==> flow/design.v <==
module adder(
    input [2:0] data,
    output cout,
    output s
);
assign s = data[2] ^ data[1] ^ data[0];
assign cout = data[2] & data[1] | (data[0] & (data[2] ^ data[1]));
endmodule
module BoothBase
(
    input neg,  
    input pos,  
    input neg2, 
    input pos2, 
    input [1:0] x,  
    output p
);
assign p = (neg&~x[1]) | (neg2&~x[0]) | (pos&x[1]) | (pos2&x[0]);
endmodule
module BoothSelectSignal
(
    input [2:0] y,  
    output neg,  
    output pos,  
    output neg2, 
    output pos2  
);
assign neg = (y[2]&~y[1]&y[0]) | (y[2]&y[1]&~y[0]);
assign pos = (~y[2]&~y[1]&y[0]) | (~y[2]&y[1]&~y[0]);
assign neg2 = y[2]&~y[1]&~y[0];
assign pos2 = ~y[2]&y[1]&y[0];
endmodule
module BoothInterBase
(
    input [2:0] y,  
    input [63:0] x,
    output [63:0] p,
    output c  
);
wire neg,pos,neg2,pos2;
BoothSelectSignal u_BoothSelectSignal(
    .y(y),
    .neg(neg),
    .pos(pos),
    .neg2(neg2),
    .pos2(pos2)
);
BoothBase u_BoothBase(
    .neg(neg),
    .pos(pos),
    .neg2(neg2),
    .pos2(pos2),
    .x({x[0],1'b0}),
    .p(p[0])
);
generate
    genvar i;
    for(i=1;i<64;i=i+1) begin
        BoothBase us_BoothBase(
            .neg(neg),
            .pos(pos),
            .neg2(neg2),
            .pos2(pos2),
            .x(x[i:i-1]),
            .p(p[i])
        );
    end
endgenerate
assign c = neg || neg2;
endmodule
module wallace17
(
    input [16:0] in_data,
    input [13:0] cin,
    output [13:0] cout,
    output c,s
);
wire [4:0] first_s;
adder first1 (.data(in_data[04:02]), .cout(cout[0]), .s(first_s[0]));
adder first2 (.data(in_data[07:05]), .cout(cout[1]), .s(first_s[1]));
adder first3 (.data(in_data[10:08]), .cout(cout[2]), .s(first_s[2]));
adder first4 (.data(in_data[13:11]), .cout(cout[3]), .s(first_s[3]));
adder first5 (.data(in_data[16:14]), .cout(cout[4]), .s(first_s[4]));
wire [3:0] second_s;
adder second1 (.data(cin[2:0]                   ), .cout(cout[5]), .s(second_s[0]));
adder second2 (.data({in_data[0],cin[4:3]}      ), .cout(cout[6]), .s(second_s[1]));
adder second3 (.data({first_s[1:0],in_data[1]}  ), .cout(cout[7]), .s(second_s[2]));
adder second4 (.data(first_s[4:2]               ), .cout(cout[8]), .s(second_s[3]));
wire [1:0] third_s;
adder third1 (.data({second_s[0],cin[6:5]} ), .cout(cout[09]), .s(third_s[0]));
adder third2 (.data(second_s[3:1]          ), .cout(cout[10]), .s(third_s[1]));
wire [1:0] fourth_s;
adder fourth1 (.data(cin[9:7]               ), .cout(cout[11]), .s(fourth_s[0]));
adder fourth2 (.data({third_s[1:0],cin[10]} ), .cout(cout[12]), .s(fourth_s[1]));
wire fifth_s;
adder fifth1 (.data({fourth_s[1:0],cin[11]}), .cout(cout[13]), .s(fifth_s));
adder sixth1 (.data({fifth_s,cin[13:12]}), .cout(c), .s(s));
endmodule
module mul
(
    input rst,
    input clk,
    input sign,
    input [31:0] x,
    input [31:0] y,
    output [63:0] result
);
wire [63:0] ex_x;
wire [33:0] ex_y;
assign ex_x = sign ? {{32{x[31]}},x} : {32'b0,x};
assign ex_y = sign ? {{2{y[31]}},y} : {2'b0,y};
wire [16:0] carry;
wire [63:0] part_res [16:0];
BoothInterBase ufirst_BoothInterBase(
        .y({ex_y[1:0],1'b0}), 
        .x(ex_x), 
        .p(part_res[0]), 
        .c(carry[0])
    );
generate
    genvar i;
    for(i=2;i<=32;i=i+2) begin
        BoothInterBase ui_BoothInterBase(
            .y(ex_y[i+1:i-1]),
            .x(ex_x<<i),
            .p(part_res[i>>1]),
            .c(carry[i>>1])
        );
    end
endgenerate
reg [16:0] carry_stage;
reg [16:0] part_res_stage [63:0];
integer m,n;
always @(posedge clk or posedge rst) begin
    if(rst) begin
        carry_stage <= 17'b0;
        for(m=0;m<64;m=m+1) begin
            part_res_stage [m] <= 17'b0;
        end
    end
    else begin
        carry_stage <= carry;
        for(m=0;m<64;m=m+1) begin
            for(n=0;n<17;n=n+1) begin
                part_res_stage[m][n] <= part_res[n][m];
            end
        end
    end
end
wire [13:0] wallace_carry [64:0];
wire [63:0] c_res,s_res;
wallace17 ufirst_wallace17(
        .in_data(part_res_stage[0]), 
        .cin(carry_stage[13:0]), 
        .cout(wallace_carry[1]),
        .c(c_res[0]),
        .s(s_res[0])
    );
generate
    genvar k;
    for(k=1;k<64;k=k+1) begin
        wallace17 ufirst_wallace17(
            .in_data(part_res_stage[k]), 
            .cin(wallace_carry[k]), 
            .cout(wallace_carry[k+1]),
            .c(c_res[k]),
            .s(s_res[k])
        );
    end
endgenerate
assign result = s_res + {c_res[62:0],carry_stage[14]} + carry_stage[15];
endmodule
# [From RTL to reports: mul]
# Each step is given for the RTL above and for the edited RTL.
# Lines under "orig" count in the file above, lines under "edited" in the edited file.
# "delta" is "edited" less "orig", of the values as shown; "rel_change_pct" is that difference over "orig", in percent.
# Cell names lack the library's common part.
# A cell with -- has no value.
[setup] top_module="mul" clock_port="clk" lib="sky130hd" lib_corner="tt_025C_1v80"

# [Diff]
# Unified diff, file above to edited file.
# A script made this edit. It changes what the design does and was not meant as an optimisation.
# begin of diff
@@ -16,5 +16,5 @@
     output p
 );
-assign p = (neg&~x[1]) | (neg2&~x[0]) | (pos&x[1]) | (pos2&x[0]);
+assign p = (neg&~x[1]) | (neg2&~x[0]) | (pos&x[1]) | (pos2+x[0]);
 endmodule
 module BoothSelectSignal
# end of diff

# [Word-level counts]
# Yosys after proc, flatten, opt, wreduce and memory -nomap, before mapping. Enables and synchronous resets that opt folds into registers are not counted as muxes. Print and check cells are not counted. Equal cells are merged and count once.
[word_totals] element="input_bits" orig=67 edited=67 delta=0 rel_change_pct=0.00
[word_totals] element="latchBits" orig=0 edited=0 delta=0
[word_totals] element="mem_bits_ro" orig=0 edited=0 delta=0
[word_totals] element="wordCells" orig=10684 edited=10779 delta=95 rel_change_pct=0.89
[word_totals] element="memories" orig=0 edited=0 delta=0
[word_totals] element="clocked_rd_ports_x_width" orig=0 edited=0 delta=0
[word_totals] element="ff_bits" orig=1104 edited=1104 delta=0 rel_change_pct=0.00
[word_totals] element="ram_bits" orig=0 edited=0 delta=0
[classes] element="reduce_and_logical" orig=16 edited=16 delta=0 rel_change_pct=0.00
[classes] element="n_shift" orig=0 edited=0 delta=0
[classes] element="n_eq" orig=0 edited=0 delta=0
[classes] element="n_addsub" orig=2 edited=738 delta=736 rel_change_pct=36800.00
[classes] element="div_mod_pow" orig=0 edited=0 delta=0
[classes] element="multipliers" orig=0 edited=0 delta=0
[classes] element="bitwise" orig=10599 edited=9958 delta=-641 rel_change_pct=-6.05
[classes] element="compare" orig=0 edited=0 delta=0
[classes] element="mux" orig=2 edited=2 delta=0 rel_change_pct=0.00
[op_table] operator="1-bit bitwise AND" orig=5220 edited=4484 delta=-736 rel_change_pct=-14.10
[op_table] operator="1-bit adder" orig=0 edited=736 delta=736
[op_table] operator="1-bit OR" orig=3361 edited=3456 delta=95 rel_change_pct=2.83
# Unchanged operator kinds not shown: 7.

# [Logic depth]
# Depth = most cells in a row (Yosys ltp): at word level without a register or memory, in the mapped netlist without a sequential cell, where the memories' decode and read muxes count.
[logic_depth] element="depth_word" orig=19 edited=19 delta=0 rel_change_pct=0.00
[logic_depth] element="abc_area" orig="0" edited="0"
[logic_depth] element="depth_mapped" orig=24 edited=24 delta=0 rel_change_pct=0.00

# [Mapped cells and area]
# Source: synth_stat.txt of the flow (Yosys; design flattened, memories mapped). It holds for the ABC_AREA given above (unset counts as 0); a run with the other value may have another netlist.
[mapped] element="synth_area_mm2" orig=0.0520724 edited=0.0525466 delta=0.0004742 rel_change_pct=0.91
[mapped] element="n_buf" orig=421 edited=406 delta=-15 rel_change_pct=-3.56
[mapped] element="ffs" orig=593 edited=608 delta=15 rel_change_pct=2.53
[mapped] element="mapped_cells" orig=5165 edited=5580 delta=415 rel_change_pct=8.03
[mapped] element="seq_area_mm2" orig=0.0148392 edited=0.0152146 delta=0.0003754 rel_change_pct=2.53
[types] cell="xor2_1" orig=537 edited=27 delta=-510 rel_change_pct=-94.97
[types] cell="a21oi_1" orig=118 edited=602 delta=484 rel_change_pct=410.17
[types] cell="xnor2_1" orig=53 edited=515 delta=462 rel_change_pct=871.70
[types] cell="nor2_1" orig=108 edited=536 delta=428 rel_change_pct=396.30
[types] cell="a22oi_1" orig=419 edited=1 delta=-418 rel_change_pct=-99.76
[types] cell="nand2_1" orig=109 edited=57 delta=-52 rel_change_pct=-47.71
[types] cell="and3_1" orig=7 edited=57 delta=50 rel_change_pct=714.29
[types] cell="a221o_1" orig=46 edited=1 delta=-45 rel_change_pct=-97.83
[types] cell="a21o_1" orig=27 edited=69 delta=42 rel_change_pct=155.56
[types] cell="o21bai_1" orig=14 edited=45 delta=31 rel_change_pct=221.43
[types] cell="or2_2" orig=2 edited=33 delta=31 rel_change_pct=1550.00
[types] cell="maj3_1" orig=0 edited=24 delta=24
[types] cell="o21ai_0" orig=505 edited=483 delta=-22 rel_change_pct=-4.36
[types] cell="nor3_1" orig=18 edited=40 delta=22 rel_change_pct=122.22
[types] cell="buf_1" orig=92 edited=73 delta=-19 rel_change_pct=-20.65
[types] cell="clkbuf_1" orig=314 edited=332 delta=18 rel_change_pct=5.73
[types] cell="nor2b_1" orig=23 edited=5 delta=-18 rel_change_pct=-78.26
[types] cell="dfrtp_1" orig=593 edited=608 delta=15 rel_change_pct=2.53
# Unchanged cell types not shown: 9.
# The list need not be complete.
# The figures by module come from a second, unflattened synthesis with its own total; it is not the netlist above.
[unflattened] element="cells_unflattened" orig=6020 edited=7145 delta=1125 rel_change_pct=18.69
[unflattened] element="hier_area_mm2" orig=0.0772729 edited=0.0801193 delta=0.0028464 rel_change_pct=3.68
# Rows give one instance, submodules left out.
[by_module_orig] mod="mul" cells=1660 n_inst=1 area_mm2=0.0313813
[by_module_orig] mod="BoothBase" cells=3 n_inst=1088 area_mm2=0.0000238
[by_module_orig] mod="adder" cells=1 n_inst=960 area_mm2=0.00002
[by_module_orig] mod="BoothSelectSignal" cells=6 n_inst=17 area_mm2=0.0000375
[by_module_orig] mod="BoothInterBase" cells=2 n_inst=17 area_mm2=0.00001
[by_module_orig] mod="wallace17" cells=0 n_inst=64 area_mm2=0
[by_module_edited] mod="mul" cells=1697 n_inst=1 area_mm2=0.0315052
[by_module_edited] mod="BoothBase" cells=4 n_inst=1088 area_mm2=0.0000263
[by_module_edited] mod="adder" cells=1 n_inst=960 area_mm2=0.00002
[by_module_edited] mod="BoothSelectSignal" cells=6 n_inst=17 area_mm2=0.0000375
[by_module_edited] mod="BoothInterBase" cells=2 n_inst=17 area_mm2=0.00001
[by_module_edited] mod="wallace17" cells=0 n_inst=64 area_mm2=0

# [Timing after synthesis]
# OpenSTA on the mapped netlist: ideal clock, no wires. The path of least setup slack (recovery checks aside). Input and output delay are each 20% of the period. Register names are those of the netlist, which keeps one name where synthesis merged equal registers.
[synth_path] element="path_type" orig="register -> output" edited="register -> output"
[synth_path] element="startpoint" orig="reg part_res_stage[27][14]" edited="reg part_res_stage[11][14]"
[synth_path] element="endpoint" orig="out result[57]" edited="out result[57]"
[synth_path] element="t_required_ns" orig=8.000 edited=8.000 delta=0.000 rel_change_pct=0.00
[synth_path] element="n_path_buf" orig=0 edited=0 delta=0
[synth_path] element="period_ns" orig=10.0 edited=10.0 delta=0.0 rel_change_pct=0.00
[synth_path] element="delay_ns" orig=7.020 edited=7.358 delta=0.338 rel_change_pct=4.81
[synth_path] element="slack_ns" orig=0.980 edited=0.642 delta=-0.338
[synth_path] element="arrival_time_ns" orig=7.020 edited=7.358 delta=0.338 rel_change_pct=4.81
[synth_path] element="launch_ns" orig=0.000 edited=0.000 delta=0.000
[synth_path] element="stages" orig=22 edited=20 delta=-2 rel_change_pct=-9.09
[synth_path] element="period_less_setup_slack_ns" orig=9.02 edited=9.358 delta=0.338 rel_change_pct=3.75
# "delay_ns" = arrival - input delay + setup time.
# A path that ends at an output port has no setup time.
# "stages" counts driving pins, that of a launching flip-flop among them; a cell with two outputs on the path counts twice.
# "period_less_setup_slack_ns" is the clock period less the worst setup slack; recovery checks do not enter. This is arithmetic on one report: input and output delays are still those of the set period (20% each).
# The rows between start and end are the longest chain of elaborated cells between them; the timing report does not say that the signal goes this way. Where chains are equally long, one stands for them.
# Each line given opens the expression or statement behind the cell; cells for indexed reads and writes are added by Yosys, which also makes memories of some case tables.
[synth_between_orig] path_cell_list="dfrtp_1 > fa_1 > fa_1 > inv_1 > fa_1 > inv_1 > fa_1 > fa_1 > inv_1 > fa_1 > inv_1 > ha_1 > a21oi_1 > o21ai_1 > or2_1 > o211ai_2 > a31o_2 > o41ai_2 > or4b_4 > a31oi_4 > o21ai_2 > xnor2_1" elab_chain_cells=18
[synth_lines_orig] element="from (decl)" line=132 text="reg [16:0] part_res_stage [63:0];"
[synth_lines_orig] element="from (assign)" line=138 text="part_res_stage [m] <= 17'b0;"
[synth_lines_orig] element="from (assign)" line=145 text="part_res_stage[m][n] <= part_res[n][m];"
[synth_lines_orig] element="1-bit bitwise AND" line=7 text="assign cout = data[2] & data[1] | (data[0] & (data[2] ^ data[1]));"
[synth_lines_orig] element="1-bit OR" line=7
[synth_lines_orig] element="1-bit bitwise XOR" line=7
[synth_lines_orig] element="1-bit bitwise AND" line=7
[synth_lines_orig] element="1-bit OR" line=7
[synth_lines_orig] element="1-bit bitwise XOR" line=7
[synth_lines_orig] element="1-bit bitwise AND" line=7
[synth_lines_orig] element="(+4 left out)"
[synth_lines_orig] element="1-bit bitwise AND" line=7
[synth_lines_orig] element="1-bit OR" line=7
[synth_lines_orig] element="1-bit bitwise XOR" line=7
[synth_lines_orig] element="1-bit bitwise AND" line=7
[synth_lines_orig] element="1-bit OR" line=7
[synth_lines_orig] element="64-bit adder" line=171 text="assign result = s_res + {c_res[62:0],carry_stage[14]} + carry_stage[15];"
[synth_lines_orig] element="64-bit by 1-bit adder with 64-bit output" line=171
[synth_lines_orig] element="to (decl)" line=106 text="output [63:0] result"
[synth_between_edited] path_cell_list="dfrtp_1 > fa_1 > fa_1 > inv_1 > fa_1 > inv_1 > fa_1 > fa_1 > fa_1 > ha_1 > a2111oi_2 > o21ai_1 > a41o_1 > a221o_1 > a221oi_4 > o21ai_2 > a211oi_2 > o21ai_2 > a31oi_1 > xnor2_1" elab_chain_cells=18
[synth_lines_edited] element="from (decl)" line=132 text="reg [16:0] part_res_stage [63:0];"
[synth_lines_edited] element="from (assign)" line=138 text="part_res_stage [m] <= 17'b0;"
[synth_lines_edited] element="from (assign)" line=145 text="part_res_stage[m][n] <= part_res[n][m];"
[synth_lines_edited] element="1-bit bitwise AND" line=7 text="assign cout = data[2] & data[1] | (data[0] & (data[2] ^ data[1]));"
[synth_lines_edited] element="1-bit OR" line=7
[synth_lines_edited] element="1-bit bitwise XOR" line=7
[synth_lines_edited] element="1-bit bitwise AND" line=7
[synth_lines_edited] element="1-bit OR" line=7
[synth_lines_edited] element="1-bit bitwise XOR" line=7
[synth_lines_edited] element="1-bit bitwise AND" line=7
[synth_lines_edited] element="(+4 left out)"
[synth_lines_edited] element="1-bit bitwise AND" line=7
[synth_lines_edited] element="1-bit OR" line=7
[synth_lines_edited] element="1-bit bitwise XOR" line=7
[synth_lines_edited] element="1-bit bitwise AND" line=7
[synth_lines_edited] element="1-bit OR" line=7
[synth_lines_edited] element="64-bit adder" line=171 text="assign result = s_res + {c_res[62:0],carry_stage[14]} + carry_stage[15];"
[synth_lines_edited] element="64-bit by 1-bit adder with 64-bit output" line=171
[synth_lines_edited] element="to (decl)" line=106 text="output [63:0] result"

# [Path in the finished layout]
# From the final timing report of the runs of pair 1: the path of least setup slack in the routed layout; clock arrival at registers is part of the times.
[layout_path] element="path_type" orig="register -> output" edited="register -> output"
[layout_path] element="startpoint" orig="reg part_res_stage[15][8]" edited="reg part_res_stage[11][11]"
[layout_path] element="endpoint" orig="out result[33]" edited="out result[63]"
[layout_path] element="arrival_time_ns" orig=7.64 edited=7.68 delta=0.04 rel_change_pct=0.52
[layout_path] element="t_required_ns" orig=7.84 edited=7.84 delta=0.00 rel_change_pct=0.00
[layout_path] element="n_path_buf" orig=4 edited=5 delta=1 rel_change_pct=25.00
[layout_path] element="slack_ns" orig=0.20 edited=0.16 delta=-0.04
[layout_path] element="period_ns" orig=9.8 edited=9.8 delta=0.0 rel_change_pct=0.00
[layout_path] element="stages" orig=22 edited=29 delta=7 rel_change_pct=31.82
[layout_path] element="launch_ns" orig=0.65 edited=0.63 delta=-0.02 rel_change_pct=-3.08
# The rows between start and end are the longest chain of elaborated cells between them; the timing report does not say that the signal goes this way. Where chains are equally long, one stands for them.
[layout_between_orig] path_cell_list="dfrtp_1 > inv_1 > fa_1 > inv_1 > fa_2 > buf_4 > fa_1 > inv_1 > fa_2 > fa_1 > fa_1 > fa_2 > buf_4 > nor2b_2 > o2111ai_2 > a21oi_4 > o211ai_4 > a31o_4 > buf_4 > o21ai_0 > xor2_2 > clkdlybuf4s50_1" elab_chain_cells=17
[layout_lines_orig] element="from (decl)" line=132 text="reg [16:0] part_res_stage [63:0];"
[layout_lines_orig] element="from (assign)" line=138 text="part_res_stage [m] <= 17'b0;"
[layout_lines_orig] element="from (assign)" line=145 text="part_res_stage[m][n] <= part_res[n][m];"
[layout_lines_orig] element="1-bit bitwise AND" line=7 text="assign cout = data[2] & data[1] | (data[0] & (data[2] ^ data[1]));"
[layout_lines_orig] element="1-bit OR" line=7
[layout_lines_orig] element="1-bit bitwise XOR (2 in a row)" line=6 text="assign s = data[2] ^ data[1] ^ data[0];"
[layout_lines_orig] element="1-bit bitwise XOR" line=7
[layout_lines_orig] element="1-bit bitwise AND" line=7
[layout_lines_orig] element="1-bit OR" line=7
[layout_lines_orig] element="1-bit bitwise XOR (2 in a row)" line=6
[layout_lines_orig] element="1-bit bitwise XOR" line=7
[layout_lines_orig] element="1-bit bitwise AND" line=7
[layout_lines_orig] element="1-bit OR" line=7
[layout_lines_orig] element="1-bit bitwise XOR" line=7
[layout_lines_orig] element="1-bit bitwise AND" line=7
[layout_lines_orig] element="1-bit OR" line=7
[layout_lines_orig] element="64-bit adder" line=171 text="assign result = s_res + {c_res[62:0],carry_stage[14]} + carry_stage[15];"
[layout_lines_orig] element="64-bit by 1-bit adder with 64-bit output" line=171
[layout_lines_orig] element="to (decl)" line=106 text="output [63:0] result"
[layout_between_edited] path_cell_list="dfrtp_1 > inv_2 > fa_1 > inv_2 > fa_2 > clkinv_4 > buf_4 > fa_1 > inv_1 > fa_1 > inv_1 > fa_1 > fa_1 > inv_2 > ha_4 > a211oi_4 > o21ai_2 > a41o_1 > a221o_2 > a221oi_4 > buf_12 > buf_6 > o21ai_4 > a31oi_4 > buf_6 > nor3b_2 > o32ai_2 > xnor2_1 > buf_2" elab_chain_cells=17
[layout_lines_edited] element="from (decl)" line=132 text="reg [16:0] part_res_stage [63:0];"
[layout_lines_edited] element="from (assign)" line=138 text="part_res_stage [m] <= 17'b0;"
[layout_lines_edited] element="from (assign)" line=145 text="part_res_stage[m][n] <= part_res[n][m];"
[layout_lines_edited] element="1-bit bitwise AND" line=7 text="assign cout = data[2] & data[1] | (data[0] & (data[2] ^ data[1]));"
[layout_lines_edited] element="1-bit OR" line=7
[layout_lines_edited] element="1-bit bitwise AND" line=7
[layout_lines_edited] element="1-bit OR" line=7
[layout_lines_edited] element="1-bit bitwise XOR" line=7
[layout_lines_edited] element="1-bit bitwise AND" line=7
[layout_lines_edited] element="1-bit OR" line=7
[layout_lines_edited] element="(+3 left out)"
[layout_lines_edited] element="1-bit bitwise AND" line=7
[layout_lines_edited] element="1-bit OR" line=7
[layout_lines_edited] element="1-bit bitwise XOR" line=7
[layout_lines_edited] element="1-bit bitwise AND" line=7
[layout_lines_edited] element="1-bit OR" line=7
[layout_lines_edited] element="64-bit adder" line=171 text="assign result = s_res + {c_res[62:0],carry_stage[14]} + carry_stage[15];"
[layout_lines_edited] element="64-bit by 1-bit adder with 64-bit output" line=171
[layout_lines_edited] element="to (decl)" line=106 text="output [63:0] result"

# [Flow runs]
# Runs of the flow (Yosys, OpenROAD) on both versions; the two runs of a pair have the same settings. The constraints put input and output delay at 20% of the set period each and load the outputs with 0.01 pF.
[settings_pair_1] CORE_UTILIZATION=40 period_ns=9.8 CAP_MARGIN=20 CORE_MARGIN=2 SLEW_MARGIN=20
[results_pair_1] element="die_area_mm2" orig=0.133083 edited=0.134282 delta=0.001199 rel_change_pct=0.90
[results_pair_1] element="synthesis_area_mm2" orig=0.0520724 edited=0.0525466 delta=0.0004742 rel_change_pct=0.91
[results_pair_1] element="ws_setup_ns" orig=0.201 edited=0.164 delta=-0.037
[results_pair_1] element="period_reached_ns" orig=9.599 edited=9.636 delta=0.037 rel_change_pct=0.39
[results_pair_1] element="utilization_pct" orig=44.8 edited=45.5 delta=0.7
[results_pair_1] element="timing.setup.tns_ns" orig=0.000 edited=0.000 delta=0.000
[settings_pair_2] ABC_AREA=0 CELL_PAD_IN_SITES_GLOBAL_PLACEMENT=1 CORE_ASPECT_RATIO=1.27 CORE_MARGIN=7 CORE_UTILIZATION=61 CTS_CLUSTER_SIZE=77 MAX_ROUTING_LAYER="met4" PLACE_DENSITY=0.83 period_ns=13.9 CAP_MARGIN=20 SLEW_MARGIN=20
[results_pair_2] element="fin_hold_ws_ns" orig=2.708 edited=2.348 delta=-0.360
[results_pair_2] element="die_area_mm2" orig=0.0937992 edited=0.0946146 delta=0.0008154 rel_change_pct=0.87
[results_pair_2] element="synthesis_area_mm2" orig=0.0520724 edited=0.0525466 delta=0.0004742 rel_change_pct=0.91
[results_pair_2] element="ws_setup_ns" orig=1.665 edited=1.708 delta=0.043
[results_pair_2] element="period_reached_ns" orig=12.235 edited=12.192 delta=-0.043 rel_change_pct=-0.35
[results_pair_2] element="utilization_pct" orig=66.0 edited=66.0 delta=0.0
[results_pair_2] element="timing.setup.tns_ns" orig=0.000 edited=0.000 delta=0.000
# "period_reached_ns": clock period set for the run, less the worst setup slack. It is reckoned from that one timing run; input and output delays stay at 20% of the period that was set.
